==> flow/design.v <==
`timescale 1ns / 1ps
module pcpu(
 input wire clock, enable, reset, start,
 input wire [15:0] d_datain,   
 input wire [15:0] i_datain,   
 output  [7:0] i_addr,
 output  [7:0] d_addr,
 output  [15:0] d_dataout,
 output  d_we
    );
reg [15:0] gr [7:0];
reg nf, zf, cf;
reg cf_q;
reg state, next_state;
reg dw;
reg [7:0] pc;
reg [15:0] id_ir;
reg [15:0] wb_ir;
reg [15:0] ex_ir;
reg [15:0] mem_ir;
reg [15:0] smdr;
reg [15:0] smdr1;
reg signed [15:0] reg_C1;
reg signed [15:0] reg_A;
reg signed [15:0] reg_B;
reg signed [15:0] reg_C;
reg signed [15:0] ALUo;
reg signed [15:0] alu_last;
always @(posedge clock)
	begin
		if (!reset)
			state <= 1'b0;
		else
			state <= next_state;
	end
always @(*)
	begin
		case (state)
			1'b0 : 
				if ((enable == 1'b1) 
				&& (start == 1'b1))
					next_state = 1'b1;
				else	
					next_state = 1'b0;
			1'b1 :
				if ((enable == 1'b0) 
				|| (wb_ir[15:11] == 5'b00001))
					next_state = 1'b0;
				else
					next_state = 1'b1;
		endcase
	end
assign i_addr = pc;  
always @(posedge clock or negedge reset)
	begin
		if (!reset)
			begin
            id_ir <= 16'b0;
            pc <= 8'b0;
			end
		else if (state ==1'b1)
		begin
			if((i_datain[15:11] == 5'b01000 
				||i_datain[15:11] == 5'b10001
				||i_datain[15:11] == 5'b01011
				||i_datain[15:11] == 5'b10111 
				||i_datain[15:11] == 5'b01100 
				||i_datain[15:11] == 5'b01101 
				||i_datain[15:11] == 5'b01111 
				||i_datain[15:11] == 5'b01110) 
			  &&( (id_ir[15:11] == 5'b00010 && (id_ir[10:8]  == i_datain[6:4] || id_ir[10:8]  == i_datain[2:0])) 
			    ||(ex_ir[15:11] == 5'b00010 && (ex_ir[10:8]  == i_datain[6:4] || ex_ir[10:8]  == i_datain[2:0]))
				)
			  )  
			    begin
				   id_ir <= 16'b0;
				   pc <= pc;   
			    end		  			
  			else if (( i_datain[15:11] == 5'b00100
			         ||i_datain[15:11] == 5'b00110
					 ||i_datain[15:11] == 5'b00101
					 ||i_datain[15:11] == 5'b00111
					 ||i_datain[15:11] == 5'b00011)
                    &&((id_ir[15:11] == 5'b00010 &&(id_ir[10:8]  == i_datain[6:4])) 
					  ||(ex_ir[15:11] == 5'b00010 &&(ex_ir[10:8]  == i_datain[6:4]))
					  )
					)
					begin
					   id_ir <= 16'b0;
					   pc <= pc;   
					end 
			else if(id_ir[15:14] == 2'b11 || ex_ir[15:14] == 2'b11)
			        begin
				       id_ir <= 16'b0;
					   pc <= pc;   
					end 
			else
			  begin
				if(((mem_ir[15:11] == 5'b11010)
					&& (zf == 1'b1)) 
				|| ((mem_ir[15:11] == 5'b11011)
					&& (zf == 1'b0)))
				begin
					id_ir <= 16'b0;
					pc <= reg_C[7:0];
				end
				else if(((mem_ir[15:11] == 5'b11100)
					&& (nf == 1'b1)) 
				|| ((mem_ir[15:11] == 5'b11101)
					&& (nf == 1'b0)))
				begin
					id_ir <= 16'b0;
					pc <= reg_C[7:0];
				end
				else if(((mem_ir[15:11] == 5'b11110)
					&& (cf == 1'b1)) 
				|| ((mem_ir[15:11] == 5'b11111)
					&& (cf == 1'b0)))
				begin
					id_ir <= 16'b0;
					pc <= reg_C[7:0];
				end
				else if((mem_ir[15:11] == 5'b11000)			
				|| (mem_ir[15:11] == 5'b11001))
				begin
					id_ir <= 16'b0;
					pc <= reg_C[7:0];
				end
				else
				begin
				    id_ir <= i_datain;
					pc <= pc + 1;
				end
			  end   
		end  
	end  
always @(posedge clock or negedge reset) 
    begin
	    if (!reset)
			begin
				ex_ir <= 16'b0;
				reg_A <= 16'b0;
				reg_B <= 16'b0;
				smdr <= 16'b0;
			end
		else if (state == 1'b1)
			begin
				ex_ir <= id_ir;
				 if ((id_ir[15:14] == 2'b11 && id_ir[15:11] != 5'b11000) 
				|| (id_ir[15:11] == 5'b10000)
				|| (id_ir[15:11] == 5'b01001)
				|| (id_ir[15:11] == 5'b10011))
					reg_A <= gr[id_ir[10:8]];
				else if (id_ir[15:11] == 5'b00010) 
					reg_A <= gr[id_ir[6:4]];
				 else if(id_ir[6:4] == ex_ir[10:8])
				      reg_A <= ALUo;
			    else if(id_ir[6:4] == wb_ir[10:8]) 
				      reg_A <= reg_C1;
			    else if(id_ir[6:4] == mem_ir[10:8]) 
				      reg_A <= reg_C;
				else 
					reg_A <= gr[id_ir[6:4]];
			  if (id_ir[15:11] == 5'b00011)
					begin
						reg_B <= {12'b0000_0000_0000, id_ir[3:0]};  
						smdr <= gr[id_ir[10:8]];  
			      end
				else if(id_ir[2:0] == ex_ir[10:8])
				      reg_B <= ALUo;
			    else if(id_ir[2:0] == wb_ir[10:8]) 
				      reg_B <= reg_C1;
			    else if(id_ir[2:0] == mem_ir[10:8]) 
				      reg_B <= reg_C;
				else if  ((id_ir[15:11] == 5'b01000)
                || (id_ir[15:11] == 5'b10001)
				    || (id_ir[15:11] == 5'b01011)
				    || (id_ir[15:11] == 5'b10111)
				    || (id_ir[15:11] == 5'b01100)
					 || (id_ir[15:11] == 5'b01101)
					 || (id_ir[15:11] == 5'b01111)
					 || (id_ir[15:11] == 5'b01110))
					reg_B <= gr[id_ir[2:0]];
			end
	end		
always @ (*) 
    begin
		ALUo = alu_last;
		cf = cf_q;
		if  (ex_ir[15:11] == 5'b11000)
			ALUo = {8'b0, ex_ir[7:0]};
		else if  (ex_ir[15:14] == 2'b11)
		    ALUo = reg_A + {8'b0, ex_ir[7:0]};
		else 
		begin
			case(ex_ir[15:11])
			5'b00010: ALUo = reg_A + {12'b0000_0000_0000, ex_ir[3:0]};
			5'b00011: ALUo = reg_A + reg_B;
			5'b10000: {cf, ALUo} = reg_A + { ex_ir[7:0], 8'b0 };
			5'b01000: {cf, ALUo} = reg_A + reg_B;
			5'b01001:{cf, ALUo} = reg_A + { 8'b0, ex_ir[7:0] };
			5'b10001: {cf, ALUo} = reg_A + reg_B + cf_q;
			5'b01011: {cf, ALUo} = {{1'b0, reg_A} - reg_B};
			5'b10011: {cf, ALUo} = {1'b0, reg_A }- { 8'b0, ex_ir[7:0] };
			5'b10111:{cf, ALUo} = {{1'b0, reg_A} - reg_B - cf_q};
			5'b01100: {cf, ALUo} = {{1'b0, reg_A} - reg_B};
			5'b01101: {cf, ALUo} = {1'b0, reg_A & reg_B};
			5'b01111: {cf, ALUo} = {1'b0, reg_A | reg_B};
			5'b01110: {cf, ALUo} = {1'b0, reg_A ^ reg_B};
			5'b00100: {cf, ALUo} = {reg_A[4'b1111 - ex_ir[3:0]], reg_A << ex_ir[3:0]};
			5'b00110: {cf, ALUo} = {reg_A[ex_ir[3:0] - 4'b0001], reg_A >> ex_ir[3:0]};
			5'b00101: {cf, ALUo} = {reg_A[ex_ir[3:0] - 4'b0001], reg_A <<< ex_ir[3:0]};
			5'b00111: {cf, ALUo} = {reg_A[4'b1111 - ex_ir[3:0]], reg_A >>> ex_ir[3:0]};
			default: begin
					 end
        endcase								
		end
 end
always @(posedge clock or negedge reset)
    begin
	    if (!reset)
			begin
				alu_last <= 16'b0;
				cf_q <= 1'b0;
			end
		else if (state == 1'b1)
			begin
				alu_last <= ALUo;
				cf_q <= cf;
			end
	end
always @(posedge clock or negedge reset) 
    begin
	    if (!reset)
			begin
				mem_ir <= 16'b0;
				reg_C <= 16'b0;
				dw <= 0;
				nf <= 0;
				zf <= 0;
				smdr1 <= 16'b0;
			end
		else if (state == 1'b1)
			begin
				mem_ir <= ex_ir;
				reg_C <= ALUo;
				if (ex_ir[15:11] == 5'b00011)
					begin
						dw <= 1'b1;
						smdr1 <= smdr;
					end
				else if(ex_ir[15:14] != 2'b11 && ex_ir[15:11] != 5'b00010)
				     begin
				       zf <= (ALUo == 0)? 1:0;
					   nf <= (ALUo[15] == 1'b1)? 1:0;
						dw <= 1'b0;
				     end	
            else		
                 dw <= 1'b0;				
			end		
    end
assign d_dataout = smdr1;
assign d_we = dw;
assign d_addr = reg_C[7:0];
always @(posedge clock or negedge reset) 
    begin
	    if (!reset)
			begin
				wb_ir <= 16'b0;
				reg_C1 <= 16'b0;
			end
		else if (state == 1'b1)
			begin
				wb_ir <= mem_ir;			
				if (mem_ir[15:11] == 5'b00010)
					reg_C1 <= d_datain;
				else if(mem_ir[15:14] != 2'b11)
					reg_C1 <= reg_C;				
			end			
	end
always @(posedge clock or negedge reset) 
    begin
	    if (!reset)
			begin
			   gr[0] <= 16'b0;
				gr[1] <= 16'b0;
				gr[2] <= 16'b0;
				gr[3] <= 16'b0;
				gr[4] <= 16'b0;
				gr[5] <= 16'b0;
				gr[6] <= 16'b0;
				gr[7] <= 16'b0;
			end			
		else if (state == 1'b1)
			begin
				if ((wb_ir[15:14] != 2'b11) 
				   &&(wb_ir[15:11] != 5'b00011)		  
				   &&(wb_ir[15:11] != 5'b01100)
				)
					gr[wb_ir[10:8]] <= reg_C1;
			end	
   end
endmodule
# --- Tool chain data of pcpu ---
# Tool output for the design above, in the order of the flow.
# Lines are those of the file above, counted from 1.
setup:
  top_module: "pcpu"
  clk_port: "clock"
  lib: "sky130hd"
  lib_corner: "tt_025C_1v80"

# --- Word-level counts ---
# Yosys after proc, flatten, opt, wreduce and memory -nomap, before mapping. Print and check cells are not counted.
op_classes:
  add_sub_neg: 14
  equal: 101
  shift: 6
  muxes: 38
  bitwise: 12
  reduce_and_logical: 73
ops:
  columns: ["operator", "n"]
  rows:
  - ["parallel mux 16 bit (select 8 bit)", 3]
  - ["two-way mux 16 bit", 21]
  - ["parallel mux 16 bit (select 16 bit)", 1]
  - ["== test 5 x 4 -> 1 bit with constant B", 20]
  - ["== test 5 bit with constant B", 19]
  - ["adder 16 x 16 -> 17 bit", 3]
  - ["== test 3 bit with constant B", 16]
  - ["== test 5 x 3 -> 1 bit with constant B", 8]
  - ["indexed select 16 x 4 -> 1 bit", 2]
  - ["two-way mux 8 bit", 4]
  - ["logical OR 1 bit", 31]
  - ["== test 3 bit", 10]
  - ["== test 5 x 2 -> 1 bit with constant B", 6]
  - ["AND reduction 3 bit", 9]
  - ["== test 3 x 2 -> 1 bit with constant B", 8]
  - ["logical AND 1 bit", 17]
  - ["subtractor 16 x 16 -> 17 bit", 1]
  - ["adder 16 x 8 -> 17 bit", 1]
  - ["subtractor 16 x 8 -> 17 bit", 1]
  - ["adder 17 x 1 -> 17 bit", 1]
  - ["subtractor 17 x 1 -> 17 bit", 1]
  - ["adder 16 bit", 1]
  - ["bitwise AND 16 bit", 1]
  - ["OR 16 bit", 1]
  - ["XOR 16 bit", 1]
  - ["adder 16 x 4 -> 16 bit", 1]
  - ["left shift 16 x 4 -> 16 bit", 1]
  - ["right shift 16 x 4 -> 16 bit", 1]
# Other operator kinds: 25; their cells: 54.
word_totals:
  reg_bits: 301
  inputBits: 36
  out_inout_bits: 33
  word_cells: 268

# --- Longest topological paths ---
# Yosys ltp: most cells in a row. Word level: on the elaborated netlist, between registers, memories and ports. Mapped: between sequential cells and ports; inverters and the memories' decode and read muxes count.
logic_depth:
  word_depth: 14
  abc_area: 0
  depth_mapped: 19
  ltp_nobuf: 15

# --- Mapped cells and area ---
# Yosys stat after the flow's synthesis: flattened, memories mapped to cells. It holds for the ABC_AREA given above (unset counts as 0); a run with the other value may have another netlist.
# Totals and module areas in this step are rounded.
by_type:
  columns: ["type", "n", "type_area_um2"]
  rows:
  - ["sky130_fd_sc_hd__dfrtp_1", 284, 7.11E+03]
  - ["sky130_fd_sc_hd__mux2_2", 205, 2.31E+03]
  - ["sky130_fd_sc_hd__mux4_2", 58, 1.31E+03]
  - ["sky130_fd_sc_hd__ha_1", 77, 963.424]
  - ["sky130_fd_sc_hd__o21ai_0", 190, 950.912]
  - ["sky130_fd_sc_hd__mux2i_1", 90, 900.864]
  - ["sky130_fd_sc_hd__a21oi_1", 176, 880.845]
  - ["sky130_fd_sc_hd__nor2_1", 223, 837.053]
  - ["sky130_fd_sc_hd__nand2_1", 202, 758.227]
  - ["sky130_fd_sc_hd__clkbuf_1", 193, 724.445]
  - ["sky130_fd_sc_hd__xnor2_1", 64, 560.538]
  - ["sky130_fd_sc_hd__o211ai_1", 63, 472.954]
  - ["sky130_fd_sc_hd__a22o_1", 40, 350.336]
  - ["sky130_fd_sc_hd__a211oi_1", 46, 345.331]
  - ["sky130_fd_sc_hd__inv_1", 90, 337.824]
  - ["sky130_fd_sc_hd__nand3_1", 58, 290.278]
  - ["sky130_fd_sc_hd__a221oi_1", 31, 271.51]
  - ["sky130_fd_sc_hd__nor3_1", 51, 255.245]
# Other cell types: 77; their cells: 604.
synth_totals:
  stdcells: 2745
  area_um2: 24000
  seq_area_um2: 7100
  ff_cells: 285

# --- Worst setup path after synthesis ---
# Path of least setup slack by OpenSTA after synthesis, without wires, with an ideal clock, recovery checks aside; 20% of the period is set as input and as output delay. Where synthesis merged equal registers, the netlist keeps one of their names.
synth_timing:
  kind: "register to register"
  start: "reg ex_ir[2]"
  end: "reg id_ir[10]"
  period_ns: 8.0
  setup_ns: 0.121
  t_first_pin_ns: 0.000
  t_arrival_ns: 4.659
  required_ns: 7.879
  slack_ns: 3.220
  path_delay_ns: 4.780
  path_stages: 20
  period_less_setup_slack_ns: 4.78
# "path_delay_ns" = arrival - input delay + setup time.
# "path_stages" counts driving pins, that of a launching flip-flop among them; a cell with two outputs on the path counts twice.
# "period_less_setup_slack_ns" is the clock period less the worst setup slack; recovery checks do not enter. This is arithmetic on one report: input and output delays are still those of the set period (20% each).
# Between the ends stands the longest chain of elaborated cells between them, by number of cells; it is not shown to be the way that was timed. Of several equally long chains one is given.
# Each line given opens the expression or statement behind the cell; cells for indexed reads and writes are added by Yosys, which also makes memories of some case tables.
# A register here has more assigning lines than the two given.
synth_via:
  path_cell_list: "sky130_fd_sc_hd__dfrtp_1 -> sky130_fd_sc_hd__inv_1 -> sky130_fd_sc_hd__clkbuf_1 -> sky130_fd_sc_hd__buf_1 -> sky130_fd_sc_hd__clkbuf_1 -> sky130_fd_sc_hd__ha_1 -> sky130_fd_sc_hd__clkbuf_1 -> sky130_fd_sc_hd__nand2b_1 -> sky130_fd_sc_hd__a21oi_1 -> sky130_fd_sc_hd__o211ai_1 -> sky130_fd_sc_hd__a2111oi_0 -> sky130_fd_sc_hd__nor2_1 -> sky130_fd_sc_hd__o41ai_1 -> sky130_fd_sc_hd__nor4_1 -> sky130_fd_sc_hd__a311oi_2 -> sky130_fd_sc_hd__nor3_4 -> sky130_fd_sc_hd__and2_4 -> sky130_fd_sc_hd__buf_6 -> sky130_fd_sc_hd__buf_8 -> sky130_fd_sc_hd__a22o_1"
  elab_chain_len: 14
synth_rtl:
  columns: ["element", "line_no", "rtl"]
  rows:
  - ["start: declaration", 19, "reg [15:0] ex_ir;"]
  - ["start: assignment", 141, "ex_ir <= 16'b0;"]
  - ["start: assignment", 148, "ex_ir <= id_ir;"]
  - ["subtractor 4 bit", 213, "5'b00111: {cf, ALUo} = {reg_A[4'b1111 - ex_ir[3:0]], reg_A >>> ex_ir[3:0]};"]
  - ["indexed select 16 x 4 -> 1 bit", 213, null]
  - ["parallel mux 1 bit (select 10 bit)", 196, "case(ex_ir[15:11])"]
  - ["two-way mux 1 bit", 192, "else if (ex_ir[15:14] == 2'b11)"]
  - ["two-way mux 1 bit", 190, "if (ex_ir[15:11] == 5'b11000)"]
  - ["NOT 1 bit", 118, "&& (cf == 1'b0)))"]
  - ["logical AND 1 bit", 117, "|| ((mem_ir[15:11] == 5'b11111)"]
  - ["logical OR 1 bit", 115, "else if(((mem_ir[15:11] == 5'b11110)"]
  - ["two-way mux 16 bit", 115, null]
  - ["two-way mux 16 bit", 107, "else if(((mem_ir[15:11] == 5'b11100)"]
  - ["two-way mux 16 bit", 99, "if(((mem_ir[15:11] == 5'b11010)"]
  - ["two-way mux 16 bit", 92, "else if(id_ir[15:14] == 2'b11 || ex_ir[15:14] == 2'b11)"]
  - ["two-way mux 16 bit", 79, "else if (( i_datain[15:11] == 5'b00100"]
  - ["two-way mux 16 bit", 63, "if((i_datain[15:11] == 5'b01000"]
  - ["end: assignment", 58, "id_ir <= 16'b0;"]
  - ["end: assignment", 131, "id_ir <= i_datain;"]
  - ["end: declaration", 17, "reg [15:0] id_ir;"]

# --- Path in the finished layout ---
# Path of least setup slack in the final report of job 1 (OpenROAD, finished layout, wires in). Where an end is a register, its clock arrival counts in the times.
layout_timing:
  kind: "register to register"
  start: "reg reg_A[0]"
  end: "reg id_ir[4]"
  period_ns: 6.34
  setup_ns: 0.06
  t_first_pin_ns: 0.58
  t_arrival_ns: 5.83
  required_ns: 6.85
  slack_ns: 1.02
  path_stages: 16
# Between the ends stands the longest chain of elaborated cells between them, by number of cells; it is not shown to be the way that was timed. Of several equally long chains one is given.
# A register here has more assigning lines than the two given.
layout_via:
  path_cell_list: "sky130_fd_sc_hd__dfrtp_1 -> sky130_fd_sc_hd__inv_1 -> sky130_fd_sc_hd__ha_1 -> sky130_fd_sc_hd__fa_1 -> sky130_fd_sc_hd__nor3_2 -> sky130_fd_sc_hd__nor4_1 -> sky130_fd_sc_hd__nor4_4 -> sky130_fd_sc_hd__nand4_2 -> sky130_fd_sc_hd__or3_4 -> sky130_fd_sc_hd__or4b_4 -> sky130_fd_sc_hd__o31ai_1 -> sky130_fd_sc_hd__a311oi_2 -> sky130_fd_sc_hd__nor3_4 -> sky130_fd_sc_hd__buf_4 -> sky130_fd_sc_hd__and2_4 -> sky130_fd_sc_hd__a22o_1"
  elab_chain_len: 14
layout_rtl:
  columns: ["element", "line_no", "rtl"]
  rows:
  - ["start: declaration", 24, "reg signed [15:0] reg_A;"]
  - ["start: assignment", 153, "reg_A <= gr[id_ir[10:8]];"]
  - ["start: assignment", 155, "reg_A <= gr[id_ir[6:4]];"]
  - ["subtractor 16 x 16 -> 17 bit", 205, "5'b10111:{cf, ALUo} = {{1'b0, reg_A} - reg_B - cf_q};"]
  - ["subtractor 17 x 1 -> 17 bit", 205, null]
  - ["parallel mux 1 bit (select 10 bit)", 196, "case(ex_ir[15:11])"]
  - ["two-way mux 1 bit", 192, "else if (ex_ir[15:14] == 2'b11)"]
  - ["two-way mux 1 bit", 190, "if (ex_ir[15:11] == 5'b11000)"]
  - ["NOT 1 bit", 118, "&& (cf == 1'b0)))"]
  - ["logical AND 1 bit", 117, "|| ((mem_ir[15:11] == 5'b11111)"]
  - ["logical OR 1 bit", 115, "else if(((mem_ir[15:11] == 5'b11110)"]
  - ["two-way mux 16 bit", 115, null]
  - ["two-way mux 16 bit", 107, "else if(((mem_ir[15:11] == 5'b11100)"]
  - ["two-way mux 16 bit", 99, "if(((mem_ir[15:11] == 5'b11010)"]
  - ["two-way mux 16 bit", 92, "else if(id_ir[15:14] == 2'b11 || ex_ir[15:14] == 2'b11)"]
  - ["two-way mux 16 bit", 79, "else if (( i_datain[15:11] == 5'b00100"]
  - ["two-way mux 16 bit", 63, "if((i_datain[15:11] == 5'b01000"]
  - ["end: assignment", 58, "id_ir <= 16'b0;"]
  - ["end: assignment", 131, "id_ir <= i_datain;"]
  - ["end: declaration", 17, "reg [15:0] id_ir;"]

# Flow measurements of pcpu on sky130hd: 6 stored runs with different settings, listed in no order. Input and output delays are each 20% of the period that was set; the output load is 0.01 pF.
# "achieved_clock_period_ns" = clock period - worst setup slack. The figure is calculated, with input and output delays left at 20% of the set period.
# "worst_setup_path_time_ns" is the time allowed to the run's worst setup path (the clock period less input and output delay, where it has them) less its slack. Clock arrival times count: a late capture clock shortens it, a late launch clock lengthens it.
# "totalPower_uw" rests on the timing tool's default activity at the inputs, not on a simulated workload.
# The measured numbers are rounded.
runs:
  - name: "job 1"
    settings:
      CORE_UTILIZATION: 23
      PLACE_DENSITY: 0.6
      period_ns: 6.34
      CAP_MARGIN: 20
      CORE_MARGIN: 2
      SLEW_MARGIN: 20
    results:
      final_util_pct: 26
      worst_setup_path_time_ns: 5.32
      worst_path_kind: "register to register"
      setup_worst_slack_ns: 1.0
      achieved_clock_period_ns: 5.323
      final_die_area_um2: 110000
      totalPower_uw: 17000
      synth_area_um2: 24000
  - name: "job 2"
    settings:
      CORE_UTILIZATION: 40
      PLACE_DENSITY: 0.6
      period_ns: 8.0
      CAP_MARGIN: 20
      CORE_MARGIN: 2
      SLEW_MARGIN: 20
    results:
      synth_area_um2: 24000
      setup_worst_slack_ns: 1.8
      final_die_area_um2: 62000
      achieved_clock_period_ns: 6.154
      totalPower_uw: 14000
      worst_setup_path_time_ns: 6.15
      worst_path_kind: "register to register"
      final_util_pct: 44
  - name: "job 3"
    settings:
      CORE_UTILIZATION: 36
      CTS_CLUSTER_DIAMETER: 262
      period_ns: 10.1
      CAP_MARGIN: 20
      CORE_MARGIN: 2
      SLEW_MARGIN: 20
    results:
      setup_worst_slack_ns: 4.0
      final_util_pct: 40
      achieved_clock_period_ns: 6.124
      synth_area_um2: 24000
      totalPower_uw: 11000
      worst_setup_path_time_ns: 6.12
      worst_path_kind: "register to register"
      final_die_area_um2: 69000
  - name: "job 4"
    settings:
      CELL_PAD_IN_SITES_DETAIL_PLACEMENT: 2
      CORE_ASPECT_RATIO: 0.8
      CORE_UTILIZATION: 44
      MIN_ROUTING_LAYER: "met1"
      PLACE_DENSITY_LB_ADDON: 0.2
      SETUP_SLACK_MARGIN: 0.46
      TNS_END_PERCENT: 45
      period_ns: 4.36
      CAP_MARGIN: 20
      CORE_MARGIN: 2
      SLEW_MARGIN: 20
    outcome: "no results, routing failed with ODB-0269"
  - name: "job 5"
    settings:
      CAP_MARGIN: 5
      CORE_ASPECT_RATIO: 1.12
      CORE_MARGIN: 2
      CORE_UTILIZATION: 25
      GPL_TIMING_DRIVEN: 0
      MAX_ROUTING_LAYER: "met5"
      SETUP_SLACK_MARGIN: 0.67
      TNS_END_PERCENT: 70
      period_ns: 4.23
      SLEW_MARGIN: 20
    results:
      totalPower_uw: 30000
      synth_area_um2: 24000
      setup_worst_slack_ns: -0.45
      achieved_clock_period_ns: 4.684
      worst_setup_path_time_ns: 4.68
      worst_path_kind: "register to register"
      final_util_pct: 32
      final_die_area_um2: 99000
  - name: "job 6"
    settings:
      ABC_AREA: 1
      CAP_MARGIN: 5
      CELL_PAD_IN_SITES_DETAIL_PLACEMENT: 1
      CELL_PAD_IN_SITES_GLOBAL_PLACEMENT: 2
      CORE_MARGIN: 8
      CORE_UTILIZATION: 27
      CTS_CLUSTER_DIAMETER: 37
      CTS_CLUSTER_SIZE: 23
      HOLD_SLACK_MARGIN: 0.28
      MAX_ROUTING_LAYER: "met4"
      MIN_ROUTING_LAYER: "met2"
      PLACE_DENSITY_LB_ADDON: 0.25
      SETUP_SLACK_MARGIN: 0.99
      TNS_END_PERCENT: 25
      period_ns: 5.97
      SLEW_MARGIN: 20
    results:
      final_util_pct: 32
      totalPower_uw: 18000
      final_die_area_um2: 98000
      worst_setup_path_time_ns: 4.88
      worst_path_kind: "register to register"
      achieved_clock_period_ns: 4.876
      setup_worst_slack_ns: 1.1
      synth_area_um2: 24000
